==> flow/design.v <==
`timescale 1ns/10ps
module des_core (
    input         clk,           
    input         rst,           
    input         en,            
    input         start,         
    input  [63:0] data_in,       
    input  [63:0] key_in,        
    input         decrypt,       
    output [63:0] data_out,      
    output        done           
);
localparam IDLE    = 2'd0;
localparam COMPUTE = 2'd1;
localparam DONE    = 2'd2;
(* fsm_encoding = "auto" *) reg [1:0] state, state_next;
reg [3:0] round_cnt, round_cnt_next;   
reg [31:0] l_reg, l_reg_next;
reg [31:0] r_reg, r_reg_next;
reg [63:0] output_reg, output_reg_next;
reg done_reg, done_reg_next;
reg [27:0] c_reg, c_reg_next;
reg [27:0] d_reg, d_reg_next;
reg [47:0] current_subkey_reg, current_subkey_next;
reg decrypt_reg, decrypt_reg_next;
function automatic [63:0] initial_permutation;
    input [63:0] data;
    begin
        initial_permutation = {
            data[6], data[14], data[22], data[30], data[38], data[46], data[54], data[62],
            data[4], data[12], data[20], data[28], data[36], data[44], data[52], data[60],
            data[2], data[10], data[18], data[26], data[34], data[42], data[50], data[58],
            data[0], data[8], data[16], data[24], data[32], data[40], data[48], data[56],
            data[7], data[15], data[23], data[31], data[39], data[47], data[55], data[63],
            data[5], data[13], data[21], data[29], data[37], data[45], data[53], data[61],
            data[3], data[11], data[19], data[27], data[35], data[43], data[51], data[59],
            data[1], data[9], data[17], data[25], data[33], data[41], data[49], data[57]
        };
    end
endfunction
function automatic [63:0] final_permutation;
    input [63:0] data;
    begin
        final_permutation = {
            data[24], data[56], data[16], data[48], data[8], data[40], data[0], data[32],
            data[25], data[57], data[17], data[49], data[9], data[41], data[1], data[33],
            data[26], data[58], data[18], data[50], data[10], data[42], data[2], data[34],
            data[27], data[59], data[19], data[51], data[11], data[43], data[3], data[35],
            data[28], data[60], data[20], data[52], data[12], data[44], data[4], data[36],
            data[29], data[61], data[21], data[53], data[13], data[45], data[5], data[37],
            data[30], data[62], data[22], data[54], data[14], data[46], data[6], data[38],
            data[31], data[63], data[23], data[55], data[15], data[47], data[7], data[39]
        };
    end
endfunction
function automatic [55:0] pc1;
    input [63:0] key;
    begin
        pc1 = {
            key[7], key[15], key[23], key[31], key[39], key[47], key[55],
            key[63], key[6], key[14], key[22], key[30], key[38], key[46],
            key[54], key[62], key[5], key[13], key[21], key[29], key[37],
            key[45], key[53], key[61], key[4], key[12], key[20], key[28],
            key[1], key[9], key[17], key[25], key[33], key[41], key[49],
            key[57], key[2], key[10], key[18], key[26], key[34], key[42],
            key[50], key[58], key[3], key[11], key[19], key[27], key[35],
            key[43], key[51], key[59], key[36], key[44], key[52], key[60]
        };
    end
endfunction
function automatic [47:0] pc2;
    input [55:0] key;
    begin
        pc2 = {
            key[42], key[39], key[45], key[32], key[55], key[51],
            key[53], key[28], key[41], key[50], key[35], key[46],
            key[33], key[37], key[44], key[52], key[30], key[48],
            key[40], key[49], key[29], key[36], key[43], key[54],
            key[15], key[4], key[25], key[19], key[9], key[1],
            key[26], key[16], key[5], key[11], key[23], key[8],
            key[12], key[7], key[17], key[0], key[22], key[3],
            key[10], key[14], key[6], key[20], key[27], key[24]
        };
    end
endfunction
function automatic [27:0] rotate_left28;
    input [27:0] value;
    input [1:0] amount;
    begin
        case (amount)
            2'd1: rotate_left28 = {value[26:0], value[27]};
            2'd2: rotate_left28 = {value[25:0], value[27:26]};
            default: rotate_left28 = value;
        endcase
    end
endfunction
function automatic [27:0] rotate_right28;
    input [27:0] value;
    input [1:0] amount;
    begin
        case (amount)
            2'd1: rotate_right28 = {value[0], value[27:1]};
            2'd2: rotate_right28 = {value[1:0], value[27:2]};
            default: rotate_right28 = value;
        endcase
    end
endfunction
function automatic [1:0] shift_amount;
    input [3:0] round_index;
    begin
        case (round_index)
            4'd0,
            4'd1,
            4'd8,
            4'd15: shift_amount = 2'd1;
            default: shift_amount = 2'd2;
        endcase
    end
endfunction
function automatic [55:0] compute_cd_after_16_shifts;
    input [55:0] cd_in;
    reg [27:0] c_tmp;
    reg [27:0] d_tmp;
    integer idx;
    begin
        c_tmp = cd_in[55:28];
        d_tmp = cd_in[27:0];
        for (idx = 0; idx < 16; idx = idx + 1) begin
            c_tmp = rotate_left28(c_tmp, shift_amount(idx[3:0]));
            d_tmp = rotate_left28(d_tmp, shift_amount(idx[3:0]));
        end
        compute_cd_after_16_shifts = {c_tmp, d_tmp};
    end
endfunction
function automatic [47:0] expansion;
    input [31:0] data;
    begin
        expansion = {
            data[0], data[31], data[30], data[29], data[28], data[27],
            data[28], data[27], data[26], data[25], data[24], data[23],
            data[24], data[23], data[22], data[21], data[20], data[19],
            data[20], data[19], data[18], data[17], data[16], data[15],
            data[16], data[15], data[14], data[13], data[12], data[11],
            data[12], data[11], data[10], data[9], data[8], data[7],
            data[8], data[7], data[6], data[5], data[4], data[3],
            data[4], data[3], data[2], data[1], data[0], data[31]
        };
    end
endfunction
function automatic [3:0] sbox1;
    input [5:0] data;
    reg [1:0] row;
    reg [3:0] col;
    begin
        row = {data[5], data[0]};
        col = data[4:1];
        case ({row, col})
            6'h00: sbox1 = 4'hE; 6'h01: sbox1 = 4'h4; 6'h02: sbox1 = 4'hD; 6'h03: sbox1 = 4'h1;
            6'h04: sbox1 = 4'h2; 6'h05: sbox1 = 4'hF; 6'h06: sbox1 = 4'hB; 6'h07: sbox1 = 4'h8;
            6'h08: sbox1 = 4'h3; 6'h09: sbox1 = 4'hA; 6'h0A: sbox1 = 4'h6; 6'h0B: sbox1 = 4'hC;
            6'h0C: sbox1 = 4'h5; 6'h0D: sbox1 = 4'h9; 6'h0E: sbox1 = 4'h0; 6'h0F: sbox1 = 4'h7;
            6'h10: sbox1 = 4'h0; 6'h11: sbox1 = 4'hF; 6'h12: sbox1 = 4'h7; 6'h13: sbox1 = 4'h4;
            6'h14: sbox1 = 4'hE; 6'h15: sbox1 = 4'h2; 6'h16: sbox1 = 4'hD; 6'h17: sbox1 = 4'h1;
            6'h18: sbox1 = 4'hA; 6'h19: sbox1 = 4'h6; 6'h1A: sbox1 = 4'hC; 6'h1B: sbox1 = 4'hB;
            6'h1C: sbox1 = 4'h9; 6'h1D: sbox1 = 4'h5; 6'h1E: sbox1 = 4'h3; 6'h1F: sbox1 = 4'h8;
            6'h20: sbox1 = 4'h4; 6'h21: sbox1 = 4'h1; 6'h22: sbox1 = 4'hE; 6'h23: sbox1 = 4'h8;
            6'h24: sbox1 = 4'hD; 6'h25: sbox1 = 4'h6; 6'h26: sbox1 = 4'h2; 6'h27: sbox1 = 4'hB;
            6'h28: sbox1 = 4'hF; 6'h29: sbox1 = 4'hC; 6'h2A: sbox1 = 4'h9; 6'h2B: sbox1 = 4'h7;
            6'h2C: sbox1 = 4'h3; 6'h2D: sbox1 = 4'hA; 6'h2E: sbox1 = 4'h5; 6'h2F: sbox1 = 4'h0;
            6'h30: sbox1 = 4'hF; 6'h31: sbox1 = 4'hC; 6'h32: sbox1 = 4'h8; 6'h33: sbox1 = 4'h2;
            6'h34: sbox1 = 4'h4; 6'h35: sbox1 = 4'h9; 6'h36: sbox1 = 4'h1; 6'h37: sbox1 = 4'h7;
            6'h38: sbox1 = 4'h5; 6'h39: sbox1 = 4'hB; 6'h3A: sbox1 = 4'h3; 6'h3B: sbox1 = 4'hE;
            6'h3C: sbox1 = 4'hA; 6'h3D: sbox1 = 4'h0; 6'h3E: sbox1 = 4'h6; 6'h3F: sbox1 = 4'hD;
        endcase
    end
endfunction
function automatic [3:0] sbox2;
    input [5:0] data;
    reg [1:0] row;
    reg [3:0] col;
    begin
        row = {data[5], data[0]};
        col = data[4:1];
        case ({row, col})
            6'h00: sbox2 = 4'hF; 6'h01: sbox2 = 4'h1; 6'h02: sbox2 = 4'h8; 6'h03: sbox2 = 4'hE;
            6'h04: sbox2 = 4'h6; 6'h05: sbox2 = 4'hB; 6'h06: sbox2 = 4'h3; 6'h07: sbox2 = 4'h4;
            6'h08: sbox2 = 4'h9; 6'h09: sbox2 = 4'h7; 6'h0A: sbox2 = 4'h2; 6'h0B: sbox2 = 4'hD;
            6'h0C: sbox2 = 4'hC; 6'h0D: sbox2 = 4'h0; 6'h0E: sbox2 = 4'h5; 6'h0F: sbox2 = 4'hA;
            6'h10: sbox2 = 4'h3; 6'h11: sbox2 = 4'hD; 6'h12: sbox2 = 4'h4; 6'h13: sbox2 = 4'h7;
            6'h14: sbox2 = 4'hF; 6'h15: sbox2 = 4'h2; 6'h16: sbox2 = 4'h8; 6'h17: sbox2 = 4'hE;
            6'h18: sbox2 = 4'hC; 6'h19: sbox2 = 4'h0; 6'h1A: sbox2 = 4'h1; 6'h1B: sbox2 = 4'hA;
            6'h1C: sbox2 = 4'h6; 6'h1D: sbox2 = 4'h9; 6'h1E: sbox2 = 4'hB; 6'h1F: sbox2 = 4'h5;
            6'h20: sbox2 = 4'h0; 6'h21: sbox2 = 4'hE; 6'h22: sbox2 = 4'h7; 6'h23: sbox2 = 4'hB;
            6'h24: sbox2 = 4'hA; 6'h25: sbox2 = 4'h4; 6'h26: sbox2 = 4'hD; 6'h27: sbox2 = 4'h1;
            6'h28: sbox2 = 4'h5; 6'h29: sbox2 = 4'h8; 6'h2A: sbox2 = 4'hC; 6'h2B: sbox2 = 4'h6;
            6'h2C: sbox2 = 4'h9; 6'h2D: sbox2 = 4'h3; 6'h2E: sbox2 = 4'h2; 6'h2F: sbox2 = 4'hF;
            6'h30: sbox2 = 4'hD; 6'h31: sbox2 = 4'h8; 6'h32: sbox2 = 4'hA; 6'h33: sbox2 = 4'h1;
            6'h34: sbox2 = 4'h3; 6'h35: sbox2 = 4'hF; 6'h36: sbox2 = 4'h4; 6'h37: sbox2 = 4'h2;
            6'h38: sbox2 = 4'hB; 6'h39: sbox2 = 4'h6; 6'h3A: sbox2 = 4'h7; 6'h3B: sbox2 = 4'hC;
            6'h3C: sbox2 = 4'h0; 6'h3D: sbox2 = 4'h5; 6'h3E: sbox2 = 4'hE; 6'h3F: sbox2 = 4'h9;
        endcase
    end
endfunction
function automatic [3:0] sbox3;
    input [5:0] data;
    reg [1:0] row;
    reg [3:0] col;
    begin
        row = {data[5], data[0]};
        col = data[4:1];
        case ({row, col})
            6'h00: sbox3 = 4'hA; 6'h01: sbox3 = 4'h0; 6'h02: sbox3 = 4'h9; 6'h03: sbox3 = 4'hE;
            6'h04: sbox3 = 4'h6; 6'h05: sbox3 = 4'h3; 6'h06: sbox3 = 4'hF; 6'h07: sbox3 = 4'h5;
            6'h08: sbox3 = 4'h1; 6'h09: sbox3 = 4'hD; 6'h0A: sbox3 = 4'hC; 6'h0B: sbox3 = 4'h7;
            6'h0C: sbox3 = 4'hB; 6'h0D: sbox3 = 4'h4; 6'h0E: sbox3 = 4'h2; 6'h0F: sbox3 = 4'h8;
            6'h10: sbox3 = 4'hD; 6'h11: sbox3 = 4'h7; 6'h12: sbox3 = 4'h0; 6'h13: sbox3 = 4'h9;
            6'h14: sbox3 = 4'h3; 6'h15: sbox3 = 4'h4; 6'h16: sbox3 = 4'h6; 6'h17: sbox3 = 4'hA;
            6'h18: sbox3 = 4'h2; 6'h19: sbox3 = 4'h8; 6'h1A: sbox3 = 4'h5; 6'h1B: sbox3 = 4'hE;
            6'h1C: sbox3 = 4'hC; 6'h1D: sbox3 = 4'hB; 6'h1E: sbox3 = 4'hF; 6'h1F: sbox3 = 4'h1;
            6'h20: sbox3 = 4'hD; 6'h21: sbox3 = 4'h6; 6'h22: sbox3 = 4'h4; 6'h23: sbox3 = 4'h9;
            6'h24: sbox3 = 4'h8; 6'h25: sbox3 = 4'hF; 6'h26: sbox3 = 4'h3; 6'h27: sbox3 = 4'h0;
            6'h28: sbox3 = 4'hB; 6'h29: sbox3 = 4'h1; 6'h2A: sbox3 = 4'h2; 6'h2B: sbox3 = 4'hC;
            6'h2C: sbox3 = 4'h5; 6'h2D: sbox3 = 4'hA; 6'h2E: sbox3 = 4'hE; 6'h2F: sbox3 = 4'h7;
            6'h30: sbox3 = 4'h1; 6'h31: sbox3 = 4'hA; 6'h32: sbox3 = 4'hD; 6'h33: sbox3 = 4'h0;
            6'h34: sbox3 = 4'h6; 6'h35: sbox3 = 4'h9; 6'h36: sbox3 = 4'h8; 6'h37: sbox3 = 4'h7;
            6'h38: sbox3 = 4'h4; 6'h39: sbox3 = 4'hF; 6'h3A: sbox3 = 4'hE; 6'h3B: sbox3 = 4'h3;
            6'h3C: sbox3 = 4'hB; 6'h3D: sbox3 = 4'h5; 6'h3E: sbox3 = 4'h2; 6'h3F: sbox3 = 4'hC;
        endcase
    end
endfunction
function automatic [3:0] sbox4;
    input [5:0] data;
    reg [1:0] row;
    reg [3:0] col;
    begin
        row = {data[5], data[0]};
        col = data[4:1];
        case ({row, col})
            6'h00: sbox4 = 4'h7; 6'h01: sbox4 = 4'hD; 6'h02: sbox4 = 4'hE; 6'h03: sbox4 = 4'h3;
            6'h04: sbox4 = 4'h0; 6'h05: sbox4 = 4'h6; 6'h06: sbox4 = 4'h9; 6'h07: sbox4 = 4'hA;
            6'h08: sbox4 = 4'h1; 6'h09: sbox4 = 4'h2; 6'h0A: sbox4 = 4'h8; 6'h0B: sbox4 = 4'h5;
            6'h0C: sbox4 = 4'hB; 6'h0D: sbox4 = 4'hC; 6'h0E: sbox4 = 4'h4; 6'h0F: sbox4 = 4'hF;
            6'h10: sbox4 = 4'hD; 6'h11: sbox4 = 4'h8; 6'h12: sbox4 = 4'hB; 6'h13: sbox4 = 4'h5;
            6'h14: sbox4 = 4'h6; 6'h15: sbox4 = 4'hF; 6'h16: sbox4 = 4'h0; 6'h17: sbox4 = 4'h3;
            6'h18: sbox4 = 4'h4; 6'h19: sbox4 = 4'h7; 6'h1A: sbox4 = 4'h2; 6'h1B: sbox4 = 4'hC;
            6'h1C: sbox4 = 4'h1; 6'h1D: sbox4 = 4'hA; 6'h1E: sbox4 = 4'hE; 6'h1F: sbox4 = 4'h9;
            6'h20: sbox4 = 4'hA; 6'h21: sbox4 = 4'h6; 6'h22: sbox4 = 4'h9; 6'h23: sbox4 = 4'h0;
            6'h24: sbox4 = 4'hC; 6'h25: sbox4 = 4'hB; 6'h26: sbox4 = 4'h7; 6'h27: sbox4 = 4'hD;
            6'h28: sbox4 = 4'hF; 6'h29: sbox4 = 4'h1; 6'h2A: sbox4 = 4'h3; 6'h2B: sbox4 = 4'hE;
            6'h2C: sbox4 = 4'h5; 6'h2D: sbox4 = 4'h2; 6'h2E: sbox4 = 4'h8; 6'h2F: sbox4 = 4'h4;
            6'h30: sbox4 = 4'h3; 6'h31: sbox4 = 4'hF; 6'h32: sbox4 = 4'h0; 6'h33: sbox4 = 4'h6;
            6'h34: sbox4 = 4'hA; 6'h35: sbox4 = 4'h1; 6'h36: sbox4 = 4'hD; 6'h37: sbox4 = 4'h8;
            6'h38: sbox4 = 4'h9; 6'h39: sbox4 = 4'h4; 6'h3A: sbox4 = 4'h5; 6'h3B: sbox4 = 4'hB;
            6'h3C: sbox4 = 4'hC; 6'h3D: sbox4 = 4'h7; 6'h3E: sbox4 = 4'h2; 6'h3F: sbox4 = 4'hE;
        endcase
    end
endfunction
function automatic [3:0] sbox5;
    input [5:0] data;
    reg [1:0] row;
    reg [3:0] col;
    begin
        row = {data[5], data[0]};
        col = data[4:1];
        case ({row, col})
            6'h00: sbox5 = 4'h2; 6'h01: sbox5 = 4'hC; 6'h02: sbox5 = 4'h4; 6'h03: sbox5 = 4'h1;
            6'h04: sbox5 = 4'h7; 6'h05: sbox5 = 4'hA; 6'h06: sbox5 = 4'hB; 6'h07: sbox5 = 4'h6;
            6'h08: sbox5 = 4'h8; 6'h09: sbox5 = 4'h5; 6'h0A: sbox5 = 4'h3; 6'h0B: sbox5 = 4'hF;
            6'h0C: sbox5 = 4'hD; 6'h0D: sbox5 = 4'h0; 6'h0E: sbox5 = 4'hE; 6'h0F: sbox5 = 4'h9;
            6'h10: sbox5 = 4'hE; 6'h11: sbox5 = 4'hB; 6'h12: sbox5 = 4'h2; 6'h13: sbox5 = 4'hC;
            6'h14: sbox5 = 4'h4; 6'h15: sbox5 = 4'h7; 6'h16: sbox5 = 4'hD; 6'h17: sbox5 = 4'h1;
            6'h18: sbox5 = 4'h5; 6'h19: sbox5 = 4'h0; 6'h1A: sbox5 = 4'hF; 6'h1B: sbox5 = 4'hA;
            6'h1C: sbox5 = 4'h3; 6'h1D: sbox5 = 4'h9; 6'h1E: sbox5 = 4'h8; 6'h1F: sbox5 = 4'h6;
            6'h20: sbox5 = 4'h4; 6'h21: sbox5 = 4'h2; 6'h22: sbox5 = 4'h1; 6'h23: sbox5 = 4'hB;
            6'h24: sbox5 = 4'hA; 6'h25: sbox5 = 4'hD; 6'h26: sbox5 = 4'h7; 6'h27: sbox5 = 4'h8;
            6'h28: sbox5 = 4'hF; 6'h29: sbox5 = 4'h9; 6'h2A: sbox5 = 4'hC; 6'h2B: sbox5 = 4'h5;
            6'h2C: sbox5 = 4'h6; 6'h2D: sbox5 = 4'h3; 6'h2E: sbox5 = 4'h0; 6'h2F: sbox5 = 4'hE;
            6'h30: sbox5 = 4'hB; 6'h31: sbox5 = 4'h8; 6'h32: sbox5 = 4'hC; 6'h33: sbox5 = 4'h7;
            6'h34: sbox5 = 4'h1; 6'h35: sbox5 = 4'hE; 6'h36: sbox5 = 4'h2; 6'h37: sbox5 = 4'hD;
            6'h38: sbox5 = 4'h6; 6'h39: sbox5 = 4'hF; 6'h3A: sbox5 = 4'h0; 6'h3B: sbox5 = 4'h9;
            6'h3C: sbox5 = 4'hA; 6'h3D: sbox5 = 4'h4; 6'h3E: sbox5 = 4'h5; 6'h3F: sbox5 = 4'h3;
        endcase
    end
endfunction
function automatic [3:0] sbox6;
    input [5:0] data;
    reg [1:0] row;
    reg [3:0] col;
    begin
        row = {data[5], data[0]};
        col = data[4:1];
        case ({row, col})
            6'h00: sbox6 = 4'hC; 6'h01: sbox6 = 4'h1; 6'h02: sbox6 = 4'hA; 6'h03: sbox6 = 4'hF;
            6'h04: sbox6 = 4'h9; 6'h05: sbox6 = 4'h2; 6'h06: sbox6 = 4'h6; 6'h07: sbox6 = 4'h8;
            6'h08: sbox6 = 4'h0; 6'h09: sbox6 = 4'hD; 6'h0A: sbox6 = 4'h3; 6'h0B: sbox6 = 4'h4;
            6'h0C: sbox6 = 4'hE; 6'h0D: sbox6 = 4'h7; 6'h0E: sbox6 = 4'h5; 6'h0F: sbox6 = 4'hB;
            6'h10: sbox6 = 4'hA; 6'h11: sbox6 = 4'hF; 6'h12: sbox6 = 4'h4; 6'h13: sbox6 = 4'h2;
            6'h14: sbox6 = 4'h7; 6'h15: sbox6 = 4'hC; 6'h16: sbox6 = 4'h9; 6'h17: sbox6 = 4'h5;
            6'h18: sbox6 = 4'h6; 6'h19: sbox6 = 4'h1; 6'h1A: sbox6 = 4'hD; 6'h1B: sbox6 = 4'hE;
            6'h1C: sbox6 = 4'h0; 6'h1D: sbox6 = 4'hB; 6'h1E: sbox6 = 4'h3; 6'h1F: sbox6 = 4'h8;
            6'h20: sbox6 = 4'h9; 6'h21: sbox6 = 4'hE; 6'h22: sbox6 = 4'hF; 6'h23: sbox6 = 4'h5;
            6'h24: sbox6 = 4'h2; 6'h25: sbox6 = 4'h8; 6'h26: sbox6 = 4'hC; 6'h27: sbox6 = 4'h3;
            6'h28: sbox6 = 4'h7; 6'h29: sbox6 = 4'h0; 6'h2A: sbox6 = 4'h4; 6'h2B: sbox6 = 4'hA;
            6'h2C: sbox6 = 4'h1; 6'h2D: sbox6 = 4'hD; 6'h2E: sbox6 = 4'hB; 6'h2F: sbox6 = 4'h6;
            6'h30: sbox6 = 4'h4; 6'h31: sbox6 = 4'h3; 6'h32: sbox6 = 4'h2; 6'h33: sbox6 = 4'hC;
            6'h34: sbox6 = 4'h9; 6'h35: sbox6 = 4'h5; 6'h36: sbox6 = 4'hF; 6'h37: sbox6 = 4'hA;
            6'h38: sbox6 = 4'hB; 6'h39: sbox6 = 4'hE; 6'h3A: sbox6 = 4'h1; 6'h3B: sbox6 = 4'h7;
            6'h3C: sbox6 = 4'h6; 6'h3D: sbox6 = 4'h0; 6'h3E: sbox6 = 4'h8; 6'h3F: sbox6 = 4'hD;
        endcase
    end
endfunction
function automatic [3:0] sbox7;
    input [5:0] data;
    reg [1:0] row;
    reg [3:0] col;
    begin
        row = {data[5], data[0]};
        col = data[4:1];
        case ({row, col})
            6'h00: sbox7 = 4'h4; 6'h01: sbox7 = 4'hB; 6'h02: sbox7 = 4'h2; 6'h03: sbox7 = 4'hE;
            6'h04: sbox7 = 4'hF; 6'h05: sbox7 = 4'h0; 6'h06: sbox7 = 4'h8; 6'h07: sbox7 = 4'hD;
            6'h08: sbox7 = 4'h3; 6'h09: sbox7 = 4'hC; 6'h0A: sbox7 = 4'h9; 6'h0B: sbox7 = 4'h7;
            6'h0C: sbox7 = 4'h5; 6'h0D: sbox7 = 4'hA; 6'h0E: sbox7 = 4'h6; 6'h0F: sbox7 = 4'h1;
            6'h10: sbox7 = 4'hD; 6'h11: sbox7 = 4'h0; 6'h12: sbox7 = 4'hB; 6'h13: sbox7 = 4'h7;
            6'h14: sbox7 = 4'h4; 6'h15: sbox7 = 4'h9; 6'h16: sbox7 = 4'h1; 6'h17: sbox7 = 4'hA;
            6'h18: sbox7 = 4'hE; 6'h19: sbox7 = 4'h3; 6'h1A: sbox7 = 4'h5; 6'h1B: sbox7 = 4'hC;
            6'h1C: sbox7 = 4'h2; 6'h1D: sbox7 = 4'hF; 6'h1E: sbox7 = 4'h8; 6'h1F: sbox7 = 4'h6;
            6'h20: sbox7 = 4'h1; 6'h21: sbox7 = 4'h4; 6'h22: sbox7 = 4'hB; 6'h23: sbox7 = 4'hD;
            6'h24: sbox7 = 4'hC; 6'h25: sbox7 = 4'h3; 6'h26: sbox7 = 4'h7; 6'h27: sbox7 = 4'hE;
            6'h28: sbox7 = 4'hA; 6'h29: sbox7 = 4'hF; 6'h2A: sbox7 = 4'h6; 6'h2B: sbox7 = 4'h8;
            6'h2C: sbox7 = 4'h0; 6'h2D: sbox7 = 4'h5; 6'h2E: sbox7 = 4'h9; 6'h2F: sbox7 = 4'h2;
            6'h30: sbox7 = 4'h6; 6'h31: sbox7 = 4'hB; 6'h32: sbox7 = 4'hD; 6'h33: sbox7 = 4'h8;
            6'h34: sbox7 = 4'h1; 6'h35: sbox7 = 4'h4; 6'h36: sbox7 = 4'hA; 6'h37: sbox7 = 4'h7;
            6'h38: sbox7 = 4'h9; 6'h39: sbox7 = 4'h5; 6'h3A: sbox7 = 4'h0; 6'h3B: sbox7 = 4'hF;
            6'h3C: sbox7 = 4'hE; 6'h3D: sbox7 = 4'h2; 6'h3E: sbox7 = 4'h3; 6'h3F: sbox7 = 4'hC;
        endcase
    end
endfunction
function automatic [3:0] sbox8;
    input [5:0] data;
    reg [1:0] row;
    reg [3:0] col;
    begin
        row = {data[5], data[0]};
        col = data[4:1];
        case ({row, col})
            6'h00: sbox8 = 4'hD; 6'h01: sbox8 = 4'h2; 6'h02: sbox8 = 4'h8; 6'h03: sbox8 = 4'h4;
            6'h04: sbox8 = 4'h6; 6'h05: sbox8 = 4'hF; 6'h06: sbox8 = 4'hB; 6'h07: sbox8 = 4'h1;
            6'h08: sbox8 = 4'hA; 6'h09: sbox8 = 4'h9; 6'h0A: sbox8 = 4'h3; 6'h0B: sbox8 = 4'hE;
            6'h0C: sbox8 = 4'h5; 6'h0D: sbox8 = 4'h0; 6'h0E: sbox8 = 4'hC; 6'h0F: sbox8 = 4'h7;
            6'h10: sbox8 = 4'h1; 6'h11: sbox8 = 4'hF; 6'h12: sbox8 = 4'hD; 6'h13: sbox8 = 4'h8;
            6'h14: sbox8 = 4'hA; 6'h15: sbox8 = 4'h3; 6'h16: sbox8 = 4'h7; 6'h17: sbox8 = 4'h4;
            6'h18: sbox8 = 4'hC; 6'h19: sbox8 = 4'h5; 6'h1A: sbox8 = 4'h6; 6'h1B: sbox8 = 4'hB;
            6'h1C: sbox8 = 4'h0; 6'h1D: sbox8 = 4'hE; 6'h1E: sbox8 = 4'h9; 6'h1F: sbox8 = 4'h2;
            6'h20: sbox8 = 4'h7; 6'h21: sbox8 = 4'hB; 6'h22: sbox8 = 4'h4; 6'h23: sbox8 = 4'h1;
            6'h24: sbox8 = 4'h9; 6'h25: sbox8 = 4'hC; 6'h26: sbox8 = 4'hE; 6'h27: sbox8 = 4'h2;
            6'h28: sbox8 = 4'h0; 6'h29: sbox8 = 4'h6; 6'h2A: sbox8 = 4'hA; 6'h2B: sbox8 = 4'hD;
            6'h2C: sbox8 = 4'hF; 6'h2D: sbox8 = 4'h3; 6'h2E: sbox8 = 4'h5; 6'h2F: sbox8 = 4'h8;
            6'h30: sbox8 = 4'h2; 6'h31: sbox8 = 4'h1; 6'h32: sbox8 = 4'hE; 6'h33: sbox8 = 4'h7;
            6'h34: sbox8 = 4'h4; 6'h35: sbox8 = 4'hA; 6'h36: sbox8 = 4'h8; 6'h37: sbox8 = 4'hD;
            6'h38: sbox8 = 4'hF; 6'h39: sbox8 = 4'hC; 6'h3A: sbox8 = 4'h9; 6'h3B: sbox8 = 4'h0;
            6'h3C: sbox8 = 4'h3; 6'h3D: sbox8 = 4'h5; 6'h3E: sbox8 = 4'h6; 6'h3F: sbox8 = 4'hB;
        endcase
    end
endfunction
function automatic [31:0] pbox;
    input [31:0] data;
    begin
        pbox = {
            data[16], data[25], data[12], data[11], data[3], data[20], data[4], data[15],
            data[31], data[17], data[9], data[6], data[27], data[14], data[1], data[22],
            data[30], data[24], data[8], data[18], data[0], data[5], data[29], data[23],
            data[13], data[19], data[2], data[26], data[10], data[21], data[28], data[7]
        };
    end
endfunction
function automatic [31:0] f_function;
    input [31:0] r;
    input [47:0] subkey;
    reg [47:0] expanded;
    reg [47:0] xored;
    reg [31:0] sbox_out;
    begin
        expanded = expansion(r);
        xored = expanded ^ subkey;
        sbox_out = {
            sbox1(xored[47:42]),
            sbox2(xored[41:36]),
            sbox3(xored[35:30]),
            sbox4(xored[29:24]),
            sbox5(xored[23:18]),
            sbox6(xored[17:12]),
            sbox7(xored[11:6]),
            sbox8(xored[5:0])
        };
        f_function = pbox(sbox_out);
    end
endfunction
wire [55:0] pc1_key;
wire [55:0] decrypt_cd_seed;
wire [27:0] c_seed_wire;
wire [27:0] d_seed_wire;
assign pc1_key = pc1(key_in);
assign decrypt_cd_seed = compute_cd_after_16_shifts(pc1_key);
assign c_seed_wire = pc1_key[55:28];
assign d_seed_wire = pc1_key[27:0];
wire [63:0] ip_data;
wire [31:0] f_out;
assign ip_data = initial_permutation(data_in);
assign f_out = f_function(r_reg, current_subkey_reg);
always @(*) begin
    state_next = state;
    round_cnt_next = round_cnt;
    l_reg_next = l_reg;
    r_reg_next = r_reg;
    output_reg_next = output_reg;
    done_reg_next = 1'b0;
    c_reg_next = c_reg;
    d_reg_next = d_reg;
    current_subkey_next = current_subkey_reg;
    decrypt_reg_next = decrypt_reg;
    case (state)
        IDLE: begin
            if (start) begin
                decrypt_reg_next = decrypt;
                l_reg_next = ip_data[63:32];
                r_reg_next = ip_data[31:0];
                round_cnt_next = 4'd0;
                if (decrypt) begin
                    c_reg_next = decrypt_cd_seed[55:28];
                    d_reg_next = decrypt_cd_seed[27:0];
                end else begin
                    c_reg_next = rotate_left28(c_seed_wire, shift_amount(4'd0));
                    d_reg_next = rotate_left28(d_seed_wire, shift_amount(4'd0));
                end
                current_subkey_next = pc2({c_reg_next, d_reg_next});
                state_next = COMPUTE;
            end
        end
        COMPUTE: begin
            if (round_cnt < 4'd15) begin
                l_reg_next = r_reg;
                r_reg_next = l_reg ^ f_out;
                round_cnt_next = round_cnt + 4'd1;
                if (!decrypt_reg) begin
                    c_reg_next = rotate_left28(c_reg, shift_amount(round_cnt + 4'd1));
                    d_reg_next = rotate_left28(d_reg, shift_amount(round_cnt + 4'd1));
                end else begin
                    c_reg_next = rotate_right28(c_reg, shift_amount(4'd15 - round_cnt));
                    d_reg_next = rotate_right28(d_reg, shift_amount(4'd15 - round_cnt));
                end
                current_subkey_next = pc2({c_reg_next, d_reg_next});
            end else begin
                l_reg_next = r_reg;
                r_reg_next = l_reg ^ f_out;
                state_next = DONE;
            end
        end
        DONE: begin
            output_reg_next = final_permutation({r_reg, l_reg});
            done_reg_next = 1'b1;
            if (start) begin
                decrypt_reg_next = decrypt;
                l_reg_next = ip_data[63:32];
                r_reg_next = ip_data[31:0];
                round_cnt_next = 4'd0;
                if (decrypt) begin
                    c_reg_next = decrypt_cd_seed[55:28];
                    d_reg_next = decrypt_cd_seed[27:0];
                end else begin
                    c_reg_next = rotate_left28(c_seed_wire, shift_amount(4'd0));
                    d_reg_next = rotate_left28(d_seed_wire, shift_amount(4'd0));
                end
                current_subkey_next = pc2({c_reg_next, d_reg_next});
                state_next = COMPUTE;
            end else begin
                state_next = IDLE;
            end
        end
        default: state_next = IDLE;
    endcase
end
always @(posedge clk or posedge rst) begin
    if (rst) begin
        state <= IDLE;
        round_cnt <= 4'd0;
        l_reg <= 32'd0;
        r_reg <= 32'd0;
        output_reg <= 64'd0;
        done_reg <= 1'b0;
        c_reg <= 28'd0;
        d_reg <= 28'd0;
        current_subkey_reg <= 48'd0;
        decrypt_reg <= 1'b0;
    end else if (en) begin
        state <= state_next;
        round_cnt <= round_cnt_next;
        l_reg <= l_reg_next;
        r_reg <= r_reg_next;
        output_reg <= output_reg_next;
        done_reg <= done_reg_next;
        c_reg <= c_reg_next;
        d_reg <= d_reg_next;
        current_subkey_reg <= current_subkey_next;
        decrypt_reg <= decrypt_reg_next;
    end
end
assign data_out = output_reg;
assign done = done_reg;
endmodule
`timescale 1ns/10ps
module crc_sort_core(
    input wire clk,
    input wire rst,
    input wire en,
    input wire start,
    input wire [127:0] data_in,
    input wire [2:0] fn_sel,
    output reg [127:0] data_out,
    output reg done
);
localparam CRC_GEN = 3'b011;
localparam SORT    = 3'b100;
wire sort_start;
wire sort_en;
wire [127:0] sort_data_out;
wire sort_done;
wire crc_start;
wire crc_en;
wire [127:0] crc_data_out;
wire crc_done;
assign sort_start = (fn_sel == SORT) ? start : 1'b0;
assign crc_start  = (fn_sel == CRC_GEN) ? start : 1'b0;
assign sort_en = (fn_sel == SORT) && en;
assign crc_en  = (fn_sel == CRC_GEN) && en;
sort_core sort_inst (
    .clk(clk),
    .rst(rst),
    .en(sort_en),
    .start(sort_start),
    .data_in(data_in),
    .data_out(sort_data_out),
    .done(sort_done)
);
crc_core crc_inst (
    .clk(clk),
    .rst(rst),
    .en(crc_en),
    .start(crc_start),
    .data_in(data_in),
    .data_out(crc_data_out),
    .done(crc_done)
);
always @(*) begin
    case (fn_sel)
        SORT: begin
            data_out = sort_data_out;
            done = sort_done;
        end
        CRC_GEN: begin
            data_out = crc_data_out;
            done = crc_done;
        end
        default: begin
            data_out = 128'd0;
            done = 1'b0;
        end
    endcase
end
endmodule
module crc_core(
    input wire clk,
    input wire rst,
    input wire en,
    input wire start,
    input wire [127:0] data_in,
    output reg [127:0] data_out,
    output reg done
);
localparam [2:0] CRC_POLY = 3'b101;   
function automatic [2:0] crc_update_byte;
    input [2:0] crc_in;
    input [7:0] data_byte;
    integer idx;
    reg [2:0] crc_tmp;
    begin
        crc_tmp = crc_in;
        for (idx = 0; idx < 8; idx = idx + 1) begin
            if (crc_tmp[2] ^ data_byte[7 - idx]) begin
                crc_tmp = {crc_tmp[1:0], 1'b0} ^ CRC_POLY;
            end else begin
                crc_tmp = {crc_tmp[1:0], 1'b0};
            end
        end
        crc_update_byte = crc_tmp;
    end
endfunction
localparam IDLE = 2'd0;
localparam COMPUTE = 2'd1;
localparam DONE = 2'd2;
(* fsm_encoding = "auto" *) reg [1:0] state, state_next;
reg [2:0] crc_reg, crc_reg_next;
reg [4:0] byte_cnt, byte_cnt_next;
reg [127:0] data_reg, data_reg_next;
wire [7:0] current_byte;
assign current_byte = data_reg[127:120];
always @(*) begin
    state_next = state;
    crc_reg_next = crc_reg;
    byte_cnt_next = byte_cnt;
    data_reg_next = data_reg;
    done = 1'b0;
    case (state)
        IDLE: begin
            if (start) begin
                state_next = COMPUTE;
                crc_reg_next = 3'b000;  
                byte_cnt_next = 5'd0;
                data_reg_next = data_in;
            end
        end
        COMPUTE: begin
            if (byte_cnt < 5'd16) begin
                crc_reg_next = crc_update_byte(crc_reg, current_byte);
                data_reg_next = {data_reg[119:0], 8'd0};
                byte_cnt_next = byte_cnt + 5'd1;
            end else begin
                state_next = DONE;
            end
        end
        DONE: begin
            done = 1'b1;
            state_next = IDLE;
        end
        default: begin
            state_next = IDLE;
        end
    endcase
end
always @(*) begin
    data_out = {125'd0, crc_reg};
end
always @(posedge clk or posedge rst) begin
    if (rst) begin
        state <= IDLE;
        crc_reg <= 3'b000;
        byte_cnt <= 5'd0;
        data_reg <= 128'd0;
    end else if (en) begin
        state <= state_next;
        crc_reg <= crc_reg_next;
        byte_cnt <= byte_cnt_next;
        data_reg <= data_reg_next;
    end
end
endmodule
module sort_core(
    input wire clk,
    input wire rst,
    input wire en,
    input wire start,
    input wire [127:0] data_in,
    output reg [127:0] data_out,
    output reg done
);
localparam IDLE = 2'd0;
localparam SORT = 2'd1;
localparam DONE = 2'd2;
(* fsm_encoding = "auto" *) reg [1:0] state, state_next;
reg [4:0] cycle_cnt, cycle_cnt_next;
reg [7:0] sort_array [0:15];
reg [7:0] sort_array_next [0:15];
integer i;
always @(*) begin
    state_next = state;
    cycle_cnt_next = cycle_cnt;
    done = 1'b0;
    for (i = 0; i < 16; i = i + 1) begin
        sort_array_next[i] = sort_array[i];
    end
    case (state)
        IDLE: begin
            if (start) begin
                state_next = SORT;
                cycle_cnt_next = 5'd0;
                sort_array_next[0]  = data_in[7:0];
                sort_array_next[1]  = data_in[15:8];
                sort_array_next[2]  = data_in[23:16];
                sort_array_next[3]  = data_in[31:24];
                sort_array_next[4]  = data_in[39:32];
                sort_array_next[5]  = data_in[47:40];
                sort_array_next[6]  = data_in[55:48];
                sort_array_next[7]  = data_in[63:56];
                sort_array_next[8]  = data_in[71:64];
                sort_array_next[9]  = data_in[79:72];
                sort_array_next[10] = data_in[87:80];
                sort_array_next[11] = data_in[95:88];
                sort_array_next[12] = data_in[103:96];
                sort_array_next[13] = data_in[111:104];
                sort_array_next[14] = data_in[119:112];
                sort_array_next[15] = data_in[127:120];
            end
        end
        SORT: begin
            case (cycle_cnt)
                5'd0, 5'd2, 5'd4, 5'd6, 5'd8, 5'd10, 5'd12, 5'd14, 5'd16: begin
                    if (sort_array[0] < sort_array[1]) begin
                        sort_array_next[0] = sort_array[1];
                        sort_array_next[1] = sort_array[0];
                    end else begin
                        sort_array_next[0] = sort_array[0];
                        sort_array_next[1] = sort_array[1];
                    end
                    if (sort_array[2] < sort_array[3]) begin
                        sort_array_next[2] = sort_array[3];
                        sort_array_next[3] = sort_array[2];
                    end else begin
                        sort_array_next[2] = sort_array[2];
                        sort_array_next[3] = sort_array[3];
                    end
                    if (sort_array[4] < sort_array[5]) begin
                        sort_array_next[4] = sort_array[5];
                        sort_array_next[5] = sort_array[4];
                    end else begin
                        sort_array_next[4] = sort_array[4];
                        sort_array_next[5] = sort_array[5];
                    end
                    if (sort_array[6] < sort_array[7]) begin
                        sort_array_next[6] = sort_array[7];
                        sort_array_next[7] = sort_array[6];
                    end else begin
                        sort_array_next[6] = sort_array[6];
                        sort_array_next[7] = sort_array[7];
                    end
                    if (sort_array[8] < sort_array[9]) begin
                        sort_array_next[8] = sort_array[9];
                        sort_array_next[9] = sort_array[8];
                    end else begin
                        sort_array_next[8] = sort_array[8];
                        sort_array_next[9] = sort_array[9];
                    end
                    if (sort_array[10] < sort_array[11]) begin
                        sort_array_next[10] = sort_array[11];
                        sort_array_next[11] = sort_array[10];
                    end else begin
                        sort_array_next[10] = sort_array[10];
                        sort_array_next[11] = sort_array[11];
                    end
                    if (sort_array[12] < sort_array[13]) begin
                        sort_array_next[12] = sort_array[13];
                        sort_array_next[13] = sort_array[12];
                    end else begin
                        sort_array_next[12] = sort_array[12];
                        sort_array_next[13] = sort_array[13];
                    end
                    if (sort_array[14] < sort_array[15]) begin
                        sort_array_next[14] = sort_array[15];
                        sort_array_next[15] = sort_array[14];
                    end else begin
                        sort_array_next[14] = sort_array[14];
                        sort_array_next[15] = sort_array[15];
                    end
                    cycle_cnt_next = cycle_cnt + 1;
                    if (cycle_cnt == 5'd16) begin
                        state_next = DONE;
                    end
                end
                5'd1, 5'd3, 5'd5, 5'd7, 5'd9, 5'd11, 5'd13, 5'd15: begin
                    if (sort_array[1] < sort_array[2]) begin
                        sort_array_next[1] = sort_array[2];
                        sort_array_next[2] = sort_array[1];
                    end else begin
                        sort_array_next[1] = sort_array[1];
                        sort_array_next[2] = sort_array[2];
                    end
                    if (sort_array[3] < sort_array[4]) begin
                        sort_array_next[3] = sort_array[4];
                        sort_array_next[4] = sort_array[3];
                    end else begin
                        sort_array_next[3] = sort_array[3];
                        sort_array_next[4] = sort_array[4];
                    end
                    if (sort_array[5] < sort_array[6]) begin
                        sort_array_next[5] = sort_array[6];
                        sort_array_next[6] = sort_array[5];
                    end else begin
                        sort_array_next[5] = sort_array[5];
                        sort_array_next[6] = sort_array[6];
                    end
                    if (sort_array[7] < sort_array[8]) begin
                        sort_array_next[7] = sort_array[8];
                        sort_array_next[8] = sort_array[7];
                    end else begin
                        sort_array_next[7] = sort_array[7];
                        sort_array_next[8] = sort_array[8];
                    end
                    if (sort_array[9] < sort_array[10]) begin
                        sort_array_next[9] = sort_array[10];
                        sort_array_next[10] = sort_array[9];
                    end else begin
                        sort_array_next[9] = sort_array[9];
                        sort_array_next[10] = sort_array[10];
                    end
                    if (sort_array[11] < sort_array[12]) begin
                        sort_array_next[11] = sort_array[12];
                        sort_array_next[12] = sort_array[11];
                    end else begin
                        sort_array_next[11] = sort_array[11];
                        sort_array_next[12] = sort_array[12];
                    end
                    if (sort_array[13] < sort_array[14]) begin
                        sort_array_next[13] = sort_array[14];
                        sort_array_next[14] = sort_array[13];
                    end else begin
                        sort_array_next[13] = sort_array[13];
                        sort_array_next[14] = sort_array[14];
                    end
                    cycle_cnt_next = cycle_cnt + 1;
                end
                default: begin
                    state_next = DONE;
                end
            endcase
        end
        DONE: begin
            done = 1'b1;
            state_next = IDLE;
        end
        default: begin
            state_next = IDLE;
        end
    endcase
end
always @(*) begin
    data_out = {sort_array[0],  sort_array[1],  sort_array[2],  sort_array[3],
                sort_array[4],  sort_array[5],  sort_array[6],  sort_array[7],
                sort_array[8],  sort_array[9],  sort_array[10], sort_array[11],
                sort_array[12], sort_array[13], sort_array[14], sort_array[15]};
end
always @(posedge clk or posedge rst) begin
    if (rst) begin
        state <= IDLE;
        cycle_cnt <= 5'd0;
        for (i = 0; i < 16; i = i + 1) begin
            sort_array[i] <= 8'd0;
        end
    end else if (en) begin
        state <= state_next;
        cycle_cnt <= cycle_cnt_next;
        for (i = 0; i < 16; i = i + 1) begin
            sort_array[i] <= sort_array_next[i];
        end
    end
end
endmodule
`timescale 1ns/10ps
module IOTDF( clk, rst, in_en, iot_in, fn_sel, busy, valid, iot_out);
input          clk;
input          rst;
input          in_en;
input  [7:0]   iot_in;
input  [2:0]   fn_sel;
output         busy;
output         valid;
output [127:0] iot_out;
localparam DES_ENCRYPT = 3'b001;
localparam DES_DECRYPT = 3'b010;
localparam CRC_GEN     = 3'b011;
localparam SORT        = 3'b100;
localparam IDLE    = 2'd0;
localparam LOAD    = 2'd1;
(* fsm_encoding = "auto" *) reg [1:0]   current_state, next_state;
reg [3:0]   load_cnt, load_cnt_next;
reg         load_sel, load_sel_next;
reg [127:0] data_buf0, data_buf0_next;
reg [127:0] data_buf1, data_buf1_next;
reg [1:0]   buffer_full, buffer_full_next;
reg         compute_sel, compute_sel_next;
reg         compute_active, compute_active_next;
reg         busy_reg, busy_reg_next;
reg [127:0] result_reg, result_reg_next;
reg         valid_reg, valid_reg_next;
reg         des_start_reg, des_start_reg_next;
reg         crc_sort_start_reg, crc_sort_start_reg_next;
reg         des_en_reg, des_en_reg_next;
reg         crc_sort_en_reg, crc_sort_en_reg_next;
(* synopsys_clock_gating = "true" *) wire enable;
function automatic [127:0] write_byte;
    input [127:0] word_in;
    input [3:0]  byte_idx;
    input [7:0]  byte_value;
    begin
        write_byte = word_in;
        case (byte_idx)
            4'd0:  write_byte[7:0]       = byte_value;
            4'd1:  write_byte[15:8]      = byte_value;
            4'd2:  write_byte[23:16]     = byte_value;
            4'd3:  write_byte[31:24]     = byte_value;
            4'd4:  write_byte[39:32]     = byte_value;
            4'd5:  write_byte[47:40]     = byte_value;
            4'd6:  write_byte[55:48]     = byte_value;
            4'd7:  write_byte[63:56]     = byte_value;
            4'd8:  write_byte[71:64]     = byte_value;
            4'd9:  write_byte[79:72]     = byte_value;
            4'd10: write_byte[87:80]     = byte_value;
            4'd11: write_byte[95:88]     = byte_value;
            4'd12: write_byte[103:96]    = byte_value;
            4'd13: write_byte[111:104]   = byte_value;
            4'd14: write_byte[119:112]   = byte_value;
            4'd15: write_byte[127:120]   = byte_value;
            default: write_byte = word_in;
        endcase
    end
endfunction
wire [127:0] compute_data;
wire [63:0]  des_data_in;
wire [63:0]  des_key_in;
wire         des_decrypt;
wire [63:0]  des_data_out;
wire         des_done;
wire         mode_is_des;
wire         mode_is_crc_sort;
assign compute_data   = (compute_sel == 1'b0) ? data_buf0 : data_buf1;
assign mode_is_des    = (fn_sel == DES_ENCRYPT) || (fn_sel == DES_DECRYPT);
assign mode_is_crc_sort = (fn_sel == CRC_GEN) || (fn_sel == SORT);
assign des_decrypt    = (fn_sel == DES_DECRYPT);
assign des_data_in    = mode_is_des ? compute_data[63:0] : 64'd0;
assign des_key_in     = mode_is_des ? compute_data[127:64] : 64'd0;
des_core des_inst (
    .clk(clk),
    .rst(rst),
    .en(des_en_reg),
    .start(des_start_reg),
    .data_in(des_data_in),
    .key_in(des_key_in),
    .decrypt(des_decrypt),
    .data_out(des_data_out),
    .done(des_done)
);
wire [127:0] crc_sort_data_in;
wire [127:0] crc_sort_data_out;
wire         crc_sort_done;
assign crc_sort_data_in = mode_is_crc_sort ? compute_data : 128'd0;
crc_sort_core crc_sort_inst (
    .clk(clk),
    .rst(rst),
    .en(crc_sort_en_reg),
    .start(crc_sort_start_reg),
    .data_in(crc_sort_data_in),
    .fn_sel(fn_sel),
    .data_out(crc_sort_data_out),
    .done(crc_sort_done)
);
assign busy    = busy_reg;
assign valid   = valid_reg;
assign iot_out = result_reg;
always @(*) begin
    load_cnt_next = load_cnt;
    load_sel_next = load_sel;
    data_buf0_next = data_buf0;
    data_buf1_next = data_buf1;
    buffer_full_next = buffer_full;
    compute_sel_next = compute_sel;
    compute_active_next = compute_active;
    result_reg_next = result_reg;
    valid_reg_next = 1'b0;
    busy_reg_next = busy_reg;
    des_start_reg_next = 1'b0;
    crc_sort_start_reg_next = 1'b0;
    next_state = current_state;
    des_en_reg_next = des_en_reg;
    crc_sort_en_reg_next = crc_sort_en_reg;
    case (current_state)
        IDLE: begin
            if (in_en) begin
                if (!buffer_full[0]) begin
                    load_sel_next = 1'b0;
                    load_cnt_next = 4'd1;
                    data_buf0_next = write_byte(128'd0, 4'd0, iot_in);
                    next_state = LOAD;
                    busy_reg_next = 1'b0;
                end else if (!buffer_full[1]) begin
                    load_sel_next = 1'b1;
                    load_cnt_next = 4'd1;
                    data_buf1_next = write_byte(128'd0, 4'd0, iot_in);
                    next_state = LOAD;
                    busy_reg_next = 1'b0;
                end else begin
                    next_state = IDLE;
                    busy_reg_next = 1'b1;
                end
            end else begin
                next_state = IDLE;
            end
        end
        LOAD: begin
            if (in_en) begin
                next_state = LOAD;
                if (load_sel == 1'b0) begin
                    data_buf0_next = write_byte(data_buf0, load_cnt, iot_in);
                    if (load_cnt == 4'd15) begin
                        load_cnt_next = 4'd0;
                        buffer_full_next[0] = 1'b1;
                        next_state = IDLE;
                        if (buffer_full[1])
                            busy_reg_next = 1'b1;
                    end else begin
                        load_cnt_next = load_cnt + 4'd1;
                        if ((load_cnt == 4'd14) && buffer_full[1])
                            busy_reg_next = 1'b1;
                    end
                end else begin
                    data_buf1_next = write_byte(data_buf1, load_cnt, iot_in);
                    if (load_cnt == 4'd15) begin
                        load_cnt_next = 4'd0;
                        buffer_full_next[1] = 1'b1;
                        next_state = IDLE;
                        if (buffer_full[0])
                            busy_reg_next = 1'b1;
                    end else begin
                        load_cnt_next = load_cnt + 4'd1;
                        if ((load_cnt == 4'd14) && buffer_full[0])
                            busy_reg_next = 1'b1;
                    end
                end
            end else begin
                next_state = LOAD;
            end
        end
        default: begin
            next_state = IDLE;
        end
    endcase
    if (compute_active) begin
        if (mode_is_des) begin
            if (des_done) begin
                result_reg_next = {compute_data[127:64], des_data_out};
                valid_reg_next = 1'b1;
                buffer_full_next[compute_sel] = 1'b0;
                compute_active_next = 1'b0;
                busy_reg_next = 1'b0;
            end
        end else if (mode_is_crc_sort) begin
            if (crc_sort_done) begin
                result_reg_next = crc_sort_data_out;
                valid_reg_next = 1'b1;
                buffer_full_next[compute_sel] = 1'b0;
                compute_active_next = 1'b0;
                busy_reg_next = 1'b0;
            end
        end else begin
            if (des_done || crc_sort_done) begin
                buffer_full_next[compute_sel] = 1'b0;
                compute_active_next = 1'b0;
                busy_reg_next = 1'b0;
            end
        end
    end
    if (!compute_active_next) begin
        if (buffer_full_next[0] || buffer_full_next[1]) begin
            compute_sel_next = buffer_full_next[0] ? 1'b0 : 1'b1;
            compute_active_next = 1'b1;
            if (mode_is_des) begin
                des_start_reg_next = 1'b1;
            end else if (mode_is_crc_sort) begin
                crc_sort_start_reg_next = 1'b1;
            end
        end
    end
    des_en_reg_next = compute_active_next && mode_is_des;
    crc_sort_en_reg_next = compute_active_next && mode_is_crc_sort;
end
assign enable = in_en |
                      compute_active |
                      compute_active_next |
                      valid_reg |
                      valid_reg_next |
                      busy_reg |
                      busy_reg_next;
always @(posedge clk or posedge rst) begin
    if (rst) begin
        load_cnt            <= 4'd0;
        load_sel            <= 1'b0;
        data_buf0           <= 128'd0;
        data_buf1           <= 128'd0;
        buffer_full         <= 2'b00;
        compute_sel         <= 1'b0;
        compute_active      <= 1'b0;
        result_reg          <= 128'd0;
        valid_reg           <= 1'b0;
        busy_reg            <= 1'b0;
        des_start_reg       <= 1'b0;
        crc_sort_start_reg  <= 1'b0;
        des_en_reg          <= 1'b0;
        crc_sort_en_reg     <= 1'b0;
        current_state       <= IDLE;
    end else if (enable) begin
        load_cnt            <= load_cnt_next;
        load_sel            <= load_sel_next;
        data_buf0           <= data_buf0_next;
        data_buf1           <= data_buf1_next;
        buffer_full         <= buffer_full_next;
        compute_sel         <= compute_sel_next;
        compute_active      <= compute_active_next;
        result_reg          <= result_reg_next;
        valid_reg           <= valid_reg_next;
        busy_reg            <= busy_reg_next;
        des_start_reg       <= des_start_reg_next;
        crc_sort_start_reg  <= crc_sort_start_reg_next;
        des_en_reg          <= des_en_reg_next;
        crc_sort_en_reg     <= crc_sort_en_reg_next;
        current_state       <= next_state;
    end
end
endmodule
Ticket comment

## Step by step through the tools: IOTDF

Tool output for the design above before and after an edit, in the order of the flow.
"original" refers to lines of the RTL above, "edited" to lines of the edited file.
"difference" is "edited" less "original", of the values as shown; "relative change" is that difference over "original", in percent.
Operators carry their Yosys type and port widths (W data, S select, Z words).
Library cell names are shortened.
A cell with - has no value.

- Top module: IOTDF
- Clock input: clk
- Library: sky130hd
- Library corner: tt_025C_1v80

## Diff

Unified diff, file above to edited file.
A script made this edit. It changes what the design does and was not meant as an optimisation.

```diff
@@ -493,5 +493,5 @@
         current_subkey_reg <= 48'd0;
         decrypt_reg <= 1'b0;
-    end else if (en) begin
+    end else begin
         state <= state_next;
         round_cnt <= round_cnt_next;
```

## After elaboration

Counts by Yosys on the flattened word-level netlist (proc, flatten, opt, wreduce). Print and check cells are left out.
Memory sizes are those after Yosys's memory passes, which may raise the word count (mostly to a power of two), join words into wider ones and drop unused or constant bits.

Word-level totals:

| element | original | edited | difference | relative change (%) |
|---|---|---|---|---|
| register bits after elaboration | 914 | 913 | -1 | -0.11 |
| ROM bits | 2048 | 2048 | 0 | 0.00 |
| memories kept | 8 | 8 | 0 | 0.00 |
| output and inout bits | 130 | 130 | 0 | 0.00 |
| elaborated cells | 620 | 620 | 0 | 0.00 |

Memories:

| element | original | edited |
|---|---|---|
| words x width with read and write ports | 64 x 4 bit 1R0W; 64 x 4 bit 1R0W; 64 x 4 bit 1R0W; 64 x 4 bit 1R0W; 64 x 4 bit 1R0W; 64 x 4 bit 1R0W; [+2] | 64 x 4 bit 1R0W; 64 x 4 bit 1R0W; 64 x 4 bit 1R0W; 64 x 4 bit 1R0W; 64 x 4 bit 1R0W; 64 x 4 bit 1R0W; [+2] |

A list marked [+n] leaves out that many cells.

Operators by class:

| element | original | edited | difference | relative change (%) |
|---|---|---|---|---|
| add/subtract/negate cells | 6 | 6 | 0 | 0.00 |
| magnitude comparators | 17 | 17 | 0 | 0.00 |
| eq/ne operators | 110 | 110 | 0 | 0.00 |
| shift operators | 2 | 2 | 0 | 0.00 |
| mux-type cells | 262 | 264 | +2 | +0.76 |
| bitwise gates (word level) | 28 | 28 | 0 | 0.00 |
| reductions and logical operators | 108 | 107 | -1 | -0.93 |

Operator list:

| cell | original | edited | difference | relative change (%) |
|---|---|---|---|---|
| $mux W1 | 55 | 57 | +2 | +3.64 |
| $reduce_and A3 Y1 | 5 | 3 | -2 | -40.00 |
| $reduce_and A2 Y1 | 1 | 3 | +2 | +200.00 |
| $reduce_and A6 Y1 | 15 | 14 | -1 | -6.67 |
| $logic_and A1 B1 Y1 | 6 | 5 | -1 | -16.67 |
| $reduce_and A4 Y1 | 5 | 4 | -1 | -20.00 |
| $reduce_and A5 Y1 | 4 | 5 | +1 | +25.00 |
| $reduce_bool A3 Y1 | 0 | 1 | +1 | - |
| $mux W8 | 64 | 64 | 0 | 0.00 |
| $ne A2 B2 Y1 const B | 34 | 34 | 0 | 0.00 |
| $pmux W8 S2 | 30 | 30 | 0 | 0.00 |
| $mux W3 | 24 | 24 | 0 | 0.00 |
| $mux W2 | 22 | 22 | 0 | 0.00 |
| $mux W128 | 17 | 17 | 0 | 0.00 |
| $ne A3 B3 Y1 const B | 17 | 17 | 0 | 0.00 |
| $reduce_and A7 Y1 | 16 | 16 | 0 | 0.00 |
| $reduce_and A8 Y1 | 16 | 16 | 0 | 0.00 |
| $reduce_or A15 Y1 | 16 | 16 | 0 | 0.00 |
| $lt A8 B8 Y1 | 15 | 15 | 0 | 0.00 |
| $eq A4 B4 Y1 const B | 12 | 12 | 0 | 0.00 |
| $not A2 Y2 | 9 | 9 | 0 | 0.00 |
| $eq A5 B4 Y1 const B | 8 | 8 | 0 | 0.00 |
| $mux W28 | 8 | 8 | 0 | 0.00 |
| $xor A1 B1 Y1 | 8 | 8 | 0 | 0.00 |
| $mux W4 | 7 | 7 | 0 | 0.00 |
| $eq A2 B1 Y1 const B | 6 | 6 | 0 | 0.00 |
| $or A1 B1 Y1 | 6 | 6 | 0 | 0.00 |
| $pmux W28 S2 | 6 | 6 | 0 | 0.00 |

The list need not be complete.

## Logic depth

Yosys ltp: most cells in a row. Word level: on the elaborated netlist, between registers, memories and ports. Mapped: between sequential cells and ports; inverters and the memories' decode and read muxes count.

Logic depth:

| element | original | edited | difference | relative change (%) |
|---|---|---|---|---|
| depth after elaboration | 32 | 32 | 0 | 0.00 |
| ABC_AREA | 0 | 0 | - | - |
| gate-level depth with buffers | 12 | 12 | 0 | 0.00 |
| mapped depth without buffers | 11 | 10 | -1 | -9.09 |

## Mapped cells and area

Yosys stat after the flow's synthesis: flattened, memories mapped to cells. It holds for the ABC_AREA given above (unset counts as 0); a run with the other value may have another netlist.

Cells by type:

| cell | original | edited | difference | relative change (%) |
|---|---|---|---|---|
| mux2i_1 | 246 | 439 | +193 | +78.46 |
| nand2_1 | 944 | 814 | -130 | -13.77 |
| a221o_1 | 104 | 3 | -101 | -97.12 |
| a21oi_1 | 416 | 508 | +92 | +22.12 |
| nor3_1 | 170 | 250 | +80 | +47.06 |
| a211oi_1 | 86 | 23 | -63 | -73.26 |
| nor2b_1 | 66 | 6 | -60 | -90.91 |
| a311oi_1 | 63 | 3 | -60 | -95.24 |
| o21a_1 | 16 | 44 | +28 | +175.00 |
| a21o_1 | 63 | 40 | -23 | -36.51 |
| o21ai_0 | 788 | 809 | +21 | +2.66 |
| inv_1 | 141 | 160 | +19 | +13.48 |
| o211ai_1 | 43 | 27 | -16 | -37.21 |
| mux2_2 | 110 | 124 | +14 | +12.73 |
| mux4_2 | 10 | 23 | +13 | +130.00 |
| buf_2 | 60 | 48 | -12 | -20.00 |
| xnor2_1 | 74 | 84 | +10 | +13.51 |
| nand3_1 | 62 | 53 | -9 | -14.52 |

The list need not be complete.

Mapped netlist:

| element | original | edited | difference | relative change (%) |
|---|---|---|---|---|
| standard cells after synthesis | 5594 | 5625 | +31 | +0.55 |
| mapped area (um^2) | 49397.4 | 50233.2 | +835.8 | +1.69 |
| sequential part of the area (um^2) | 21750.9 | 21725.8 | -25.1 | -0.12 |
| flip-flops | 869 | 868 | -1 | -0.12 |
| buffer cells | 456 | 448 | -8 | -1.75 |

The figures by module come from a second, unflattened synthesis with its own total; it is not the netlist above.

Second synthesis, totals:

| element | original | edited | difference | relative change (%) |
|---|---|---|---|---|
| cell total of the unflattened synthesis | 5754 | 5551 | -203 | -3.53 |
| area total of the unflattened synthesis (um^2) | 55470.7 | 55030.3 | -440.4 | -0.79 |

Each row is one instance without its submodules.

Modules, original:

| module | times used | cells | area (um^2) | sequential area (um^2) |
|---|---|---|---|---|
| IOTDF | 1 | 1656 | 19671.4 | 10035.9 |
| des_core | 1 | 1994 | 16668.5 | 4830.9 |
| sort_core | 1 | 1216 | 10450.0 | 3404.5 |
| crc_core | 1 | 724 | 7333.3 | 3479.6 |
| crc_sort_core | 1 | 164 | 1347.5 | 0.0 |

Modules, edited:

| module | times used | cells | area (um^2) | sequential area (um^2) |
|---|---|---|---|---|
| IOTDF | 1 | 1656 | 19671.4 | 10035.9 |
| des_core | 1 | 1791 | 16228.1 | 4830.9 |
| sort_core | 1 | 1216 | 10450.0 | 3404.5 |
| crc_core | 1 | 724 | 7333.3 | 3479.6 |
| crc_sort_core | 1 | 164 | 1347.5 | 0.0 |

## Path before layout

Source: OpenSTA report_checks on the synthesized netlist (no wires, ideal clock, input and output delay 20% of the period each), path of least setup slack; recovery checks are left aside. Register names are those of the netlist, which keeps one name where synthesis merged equal registers.

Path post-synthesis:

| element | original | edited | difference | relative change (%) |
|---|---|---|---|---|
| path kind | input-to-reg | input-to-reg | - | - |
| start | input fn_sel[0] | input fn_sel[1] | - | - |
| end | register crc_sort_inst.sort_inst.sort_array[12][0] | register crc_sort_inst.sort_inst.sort_array[14][0] | - | - |
| clock period (ns) | 5.0 | 5.0 | 0.0 | 0.00 |
| input delay (ns) | 1.000 | 1.000 | 0.000 | 0.00 |
| setup time (ns) | 0.125 | 0.127 | +0.002 | - |
| time at the first pin (ns) | 1.000 | 1.000 | 0.000 | 0.00 |
| arrival (ns) | 2.825 | 2.883 | +0.058 | +2.05 |
| required time (ns) | 4.875 | 4.873 | -0.002 | -0.04 |
| slack (ns) | 2.051 | 1.990 | -0.061 | - |
| delay of the path (ns) | 1.950 | 2.010 | +0.060 | +3.08 |
| stages | 8 | 9 | +1 | +12.50 |
| buffers on the path | 1 | 3 | +2 | +200.00 |
| synthesis period reached (ns) | 2.949 | 3.01 | +0.061 | +2.07 |

"delay of the path" is the arrival time less input delay plus setup time.
"stages" counts driving pins, that of a launching flip-flop among them; a cell with two outputs on the path counts twice.
"synthesis period reached" is the clock period less the worst setup slack; recovery checks do not enter. This is arithmetic on one report: input and output delays are still those of the set period (20% each).
The rows between start and end are the longest chain of elaborated cells between them; the timing report does not say that the signal goes this way. Where chains are equally long, one stands for them.
Each line given opens the expression or statement behind the cell; cells for indexed reads and writes are added by Yosys, which also makes memories of some case tables.

On the way, post-synthesis, original:
- Path through: nand2b_1 > nor2_2 > nand3_1 > a31oi_2 > o21ai_1 > nor2b_1 > buf_2 > mux2_2
- Cells in the longest elaborated chain: 5

Ends and longest elaborated chain, post-synthesis, original:

| element | line | source |
|---|---|---|
| start, declared | 862 | `input  [2:0]   fn_sel;` |
| $eq A3 B2 Y1 | 925 | `assign mode_is_crc_sort = (fn_sel == CRC_GEN) \|\| (fn_sel == SORT);` |
| $logic_or A1 B1 Y1 | 925 |  |
| $mux W128 | 943 | `assign crc_sort_data_in = mode_is_crc_sort ? compute_data : 128'd0;` |
| $mux W8 | 683 | `if (start) begin` |
| $pmux W8 S2 | 681 | `case (state)` |
| end, assigned | 845 | `sort_array[i] <= 8'd0;` |
| end, assigned | 851 | `sort_array[i] <= sort_array_next[i];` |
| end, declared | 671 | `reg [7:0] sort_array [0:15];` |

On the way, post-synthesis, edited:
- Path through: buf_2 > nor3b_1 > buf_4 > nand3_2 > a21o_1 > buf_6 > a31o_2 > a21oi_2 > mux2_1
- Cells in the longest elaborated chain: 5

Ends and longest elaborated chain, post-synthesis, edited:

| element | line | source |
|---|---|---|
| start, declared | 862 | `input  [2:0]   fn_sel;` |
| $eq A3 B2 Y1 | 925 | `assign mode_is_crc_sort = (fn_sel == CRC_GEN) \|\| (fn_sel == SORT);` |
| $logic_or A1 B1 Y1 | 925 |  |
| $mux W128 | 943 | `assign crc_sort_data_in = mode_is_crc_sort ? compute_data : 128'd0;` |
| $mux W8 | 683 | `if (start) begin` |
| $pmux W8 S2 | 681 | `case (state)` |
| end, assigned | 845 | `sort_array[i] <= 8'd0;` |
| end, assigned | 851 | `sort_array[i] <= sort_array_next[i];` |
| end, declared | 671 | `reg [7:0] sort_array [0:15];` |

## Path in the finished layout

From the final timing report of each run of set A: the path of least setup slack in the routed layout; clock arrival at registers is part of the times.

Path after layout:

| element | original | edited | difference | relative change (%) |
|---|---|---|---|---|
| path kind | reg-to-reg | reg-to-reg | - | - |
| start | register des_inst.current_subkey_reg[44] | register des_inst.r_reg[12] | - | - |
| end | register des_inst.r_reg[9] | register des_inst.r_reg[24] | - | - |
| clock period (ns) | 3.74 | 3.74 | 0.00 | 0.00 |
| setup time (ns) | 0.12 | 0.14 | +0.02 | - |
| time at the first pin (ns) | 0.68 | 0.70 | +0.02 | +2.94 |
| arrival (ns) | 3.75 | 3.84 | +0.09 | +2.40 |
| required time (ns) | 4.30 | 4.28 | -0.02 | -0.47 |
| slack (ns) | 0.55 | 0.44 | -0.11 | - |
| stages | 11 | 12 | +1 | +9.09 |
| buffers on the path | 1 | 3 | +2 | +200.00 |

The rows between start and end are the longest chain of elaborated cells between them; the timing report does not say that the signal goes this way. Where chains are equally long, one stands for them.
The chain passes a memory read, where the word-level depth is cut; so it can be longer than that depth.

On the way, after layout, original:
- Path through: dfrtp_1 > xor2_1 > inv_1 > mux2i_1 > nor2_1 > a2111oi_0 > a21oi_1 > o21ai_0 > buf_4 > xor2_1 > o21ai_0
- Cells in the longest elaborated chain: 4

Ends and longest elaborated chain, after layout, original:

| element | line | source |
|---|---|---|
| start, declared | 24 | `reg [47:0] current_subkey_reg, current_subkey_next;` |
| start, assigned | 493 | `current_subkey_reg <= 48'd0;` |
| start, assigned | 504 | `current_subkey_reg <= current_subkey_next;` |
| $xor A48 B48 Y48 | 385 | `xored = expanded ^ subkey;` |
| $mem_v2 Z64 W4 | 157 | `case ({row, col})` |
| $xor A32 B32 Y32 | 443 | `r_reg_next = l_reg ^ f_out;` |
| $pmux W32 S2 | 422 | `case (state)` |
| end, assigned | 488 | `r_reg <= 32'd0;` |
| end, assigned | 499 | `r_reg <= r_reg_next;` |
| end, declared | 19 | `reg [31:0] r_reg, r_reg_next;` |

On the way, after layout, edited:
- Path through: dfrtp_1 > xor2_1 > buf_4 > ha_1 > buf_4 > mux4_2 > nor2_1 > a211oi_1 > a31oi_1 > buf_4 > xor2_1 > o21ai_0
- Cells in the longest elaborated chain: 4

Ends and longest elaborated chain, after layout, edited:

| element | line | source |
|---|---|---|
| start, declared | 19 | `reg [31:0] r_reg, r_reg_next;` |
| start, assigned | 488 | `r_reg <= 32'd0;` |
| start, assigned | 499 | `r_reg <= r_reg_next;` |
| $xor A48 B48 Y48 | 385 | `xored = expanded ^ subkey;` |
| $mem_v2 Z64 W4 | 265 | `case ({row, col})` |
| $xor A32 B32 Y32 | 443 | `r_reg_next = l_reg ^ f_out;` |
| $pmux W32 S2 | 422 | `case (state)` |
| end, assigned | 488 |  |
| end, assigned | 499 |  |
| end, declared | 19 |  |

## Flow runs

Both versions went through the flow (Yosys, OpenROAD) with the same settings in each pair. Constraints: input delay and output delay 20% of the set period each, output load 0.01 pF.

Settings, set A:
- period_ns: 3.74
- CAP_MARGIN: 20
- CORE_MARGIN: 2
- CORE_UTILIZATION: 40
- SLEW_MARGIN: 20

Results, set A:

| element | original | edited | difference | relative change (%) |
|---|---|---|---|---|
| cell area after synthesis (um^2) | 49397.4 | 50233.2 | +835.8 | +1.69 |
| total die area (um^2) | 126320.0 | 128433.0 | +2113.0 | +1.67 |
| standard-cell area after layout (um^2) | 56651.8 | 58200.8 | +1549.0 | +2.73 |
| utilization in the final report (%) | 46.4 | 46.5 | +0.1 | - |
| setup slack of the worst path (ns) | 0.547 | 0.442 | -0.105 | - |
| sum of negative setup slack (ns) | 0.000 | 0.000 | 0.000 | - |
| post-route worst hold slack (ns) | 0.474 | 0.475 | +0.001 | - |
| total design power (mW) | 31.839 | 20.497 | -11.342 | -35.62 |
| achieved clock period (ns) | 3.193 | 3.298 | +0.105 | +3.29 |

Settings, set B:
- ABC_AREA: 0
- CAP_MARGIN: 5
- CELL_PAD_IN_SITES_DETAIL_PLACEMENT: 1
- CELL_PAD_IN_SITES_GLOBAL_PLACEMENT: 3
- CORE_MARGIN: 2
- CORE_UTILIZATION: 22
- HOLD_SLACK_MARGIN: 0.09
- PLACE_DENSITY: 0.58
- SETUP_SLACK_MARGIN: 0.57
- period_ns: 2.64
- SLEW_MARGIN: 20

Results, set B:

| element | original | edited | difference | relative change (%) |
|---|---|---|---|---|
| cell area after synthesis (um^2) | 49397.4 | 50233.2 | +835.8 | +1.69 |
| total die area (um^2) | 228341.0 | 232170.0 | +3829.0 | +1.68 |
| standard-cell area after layout (um^2) | 71587.4 | 71320.9 | -266.5 | -0.37 |
| utilization in the final report (%) | 32.1 | 31.4 | -0.7 | - |
| setup slack of the worst path (ns) | 0.060 | -0.021 | -0.081 | - |
| sum of negative setup slack (ns) | 0.000 | -0.022 | -0.022 | - |
| total design power (mW) | 52.415 | 30.412 | -22.003 | -41.98 |
| achieved clock period (ns) | 2.580 | 2.661 | +0.081 | +3.14 |

By "achieved clock period" is meant the clock period of the run minus its worst setup slack. This is arithmetic on one report: input and output delays are still those of the set period (20% each).
"total design power": no workload was simulated; the value follows from the tool's default switching activity.
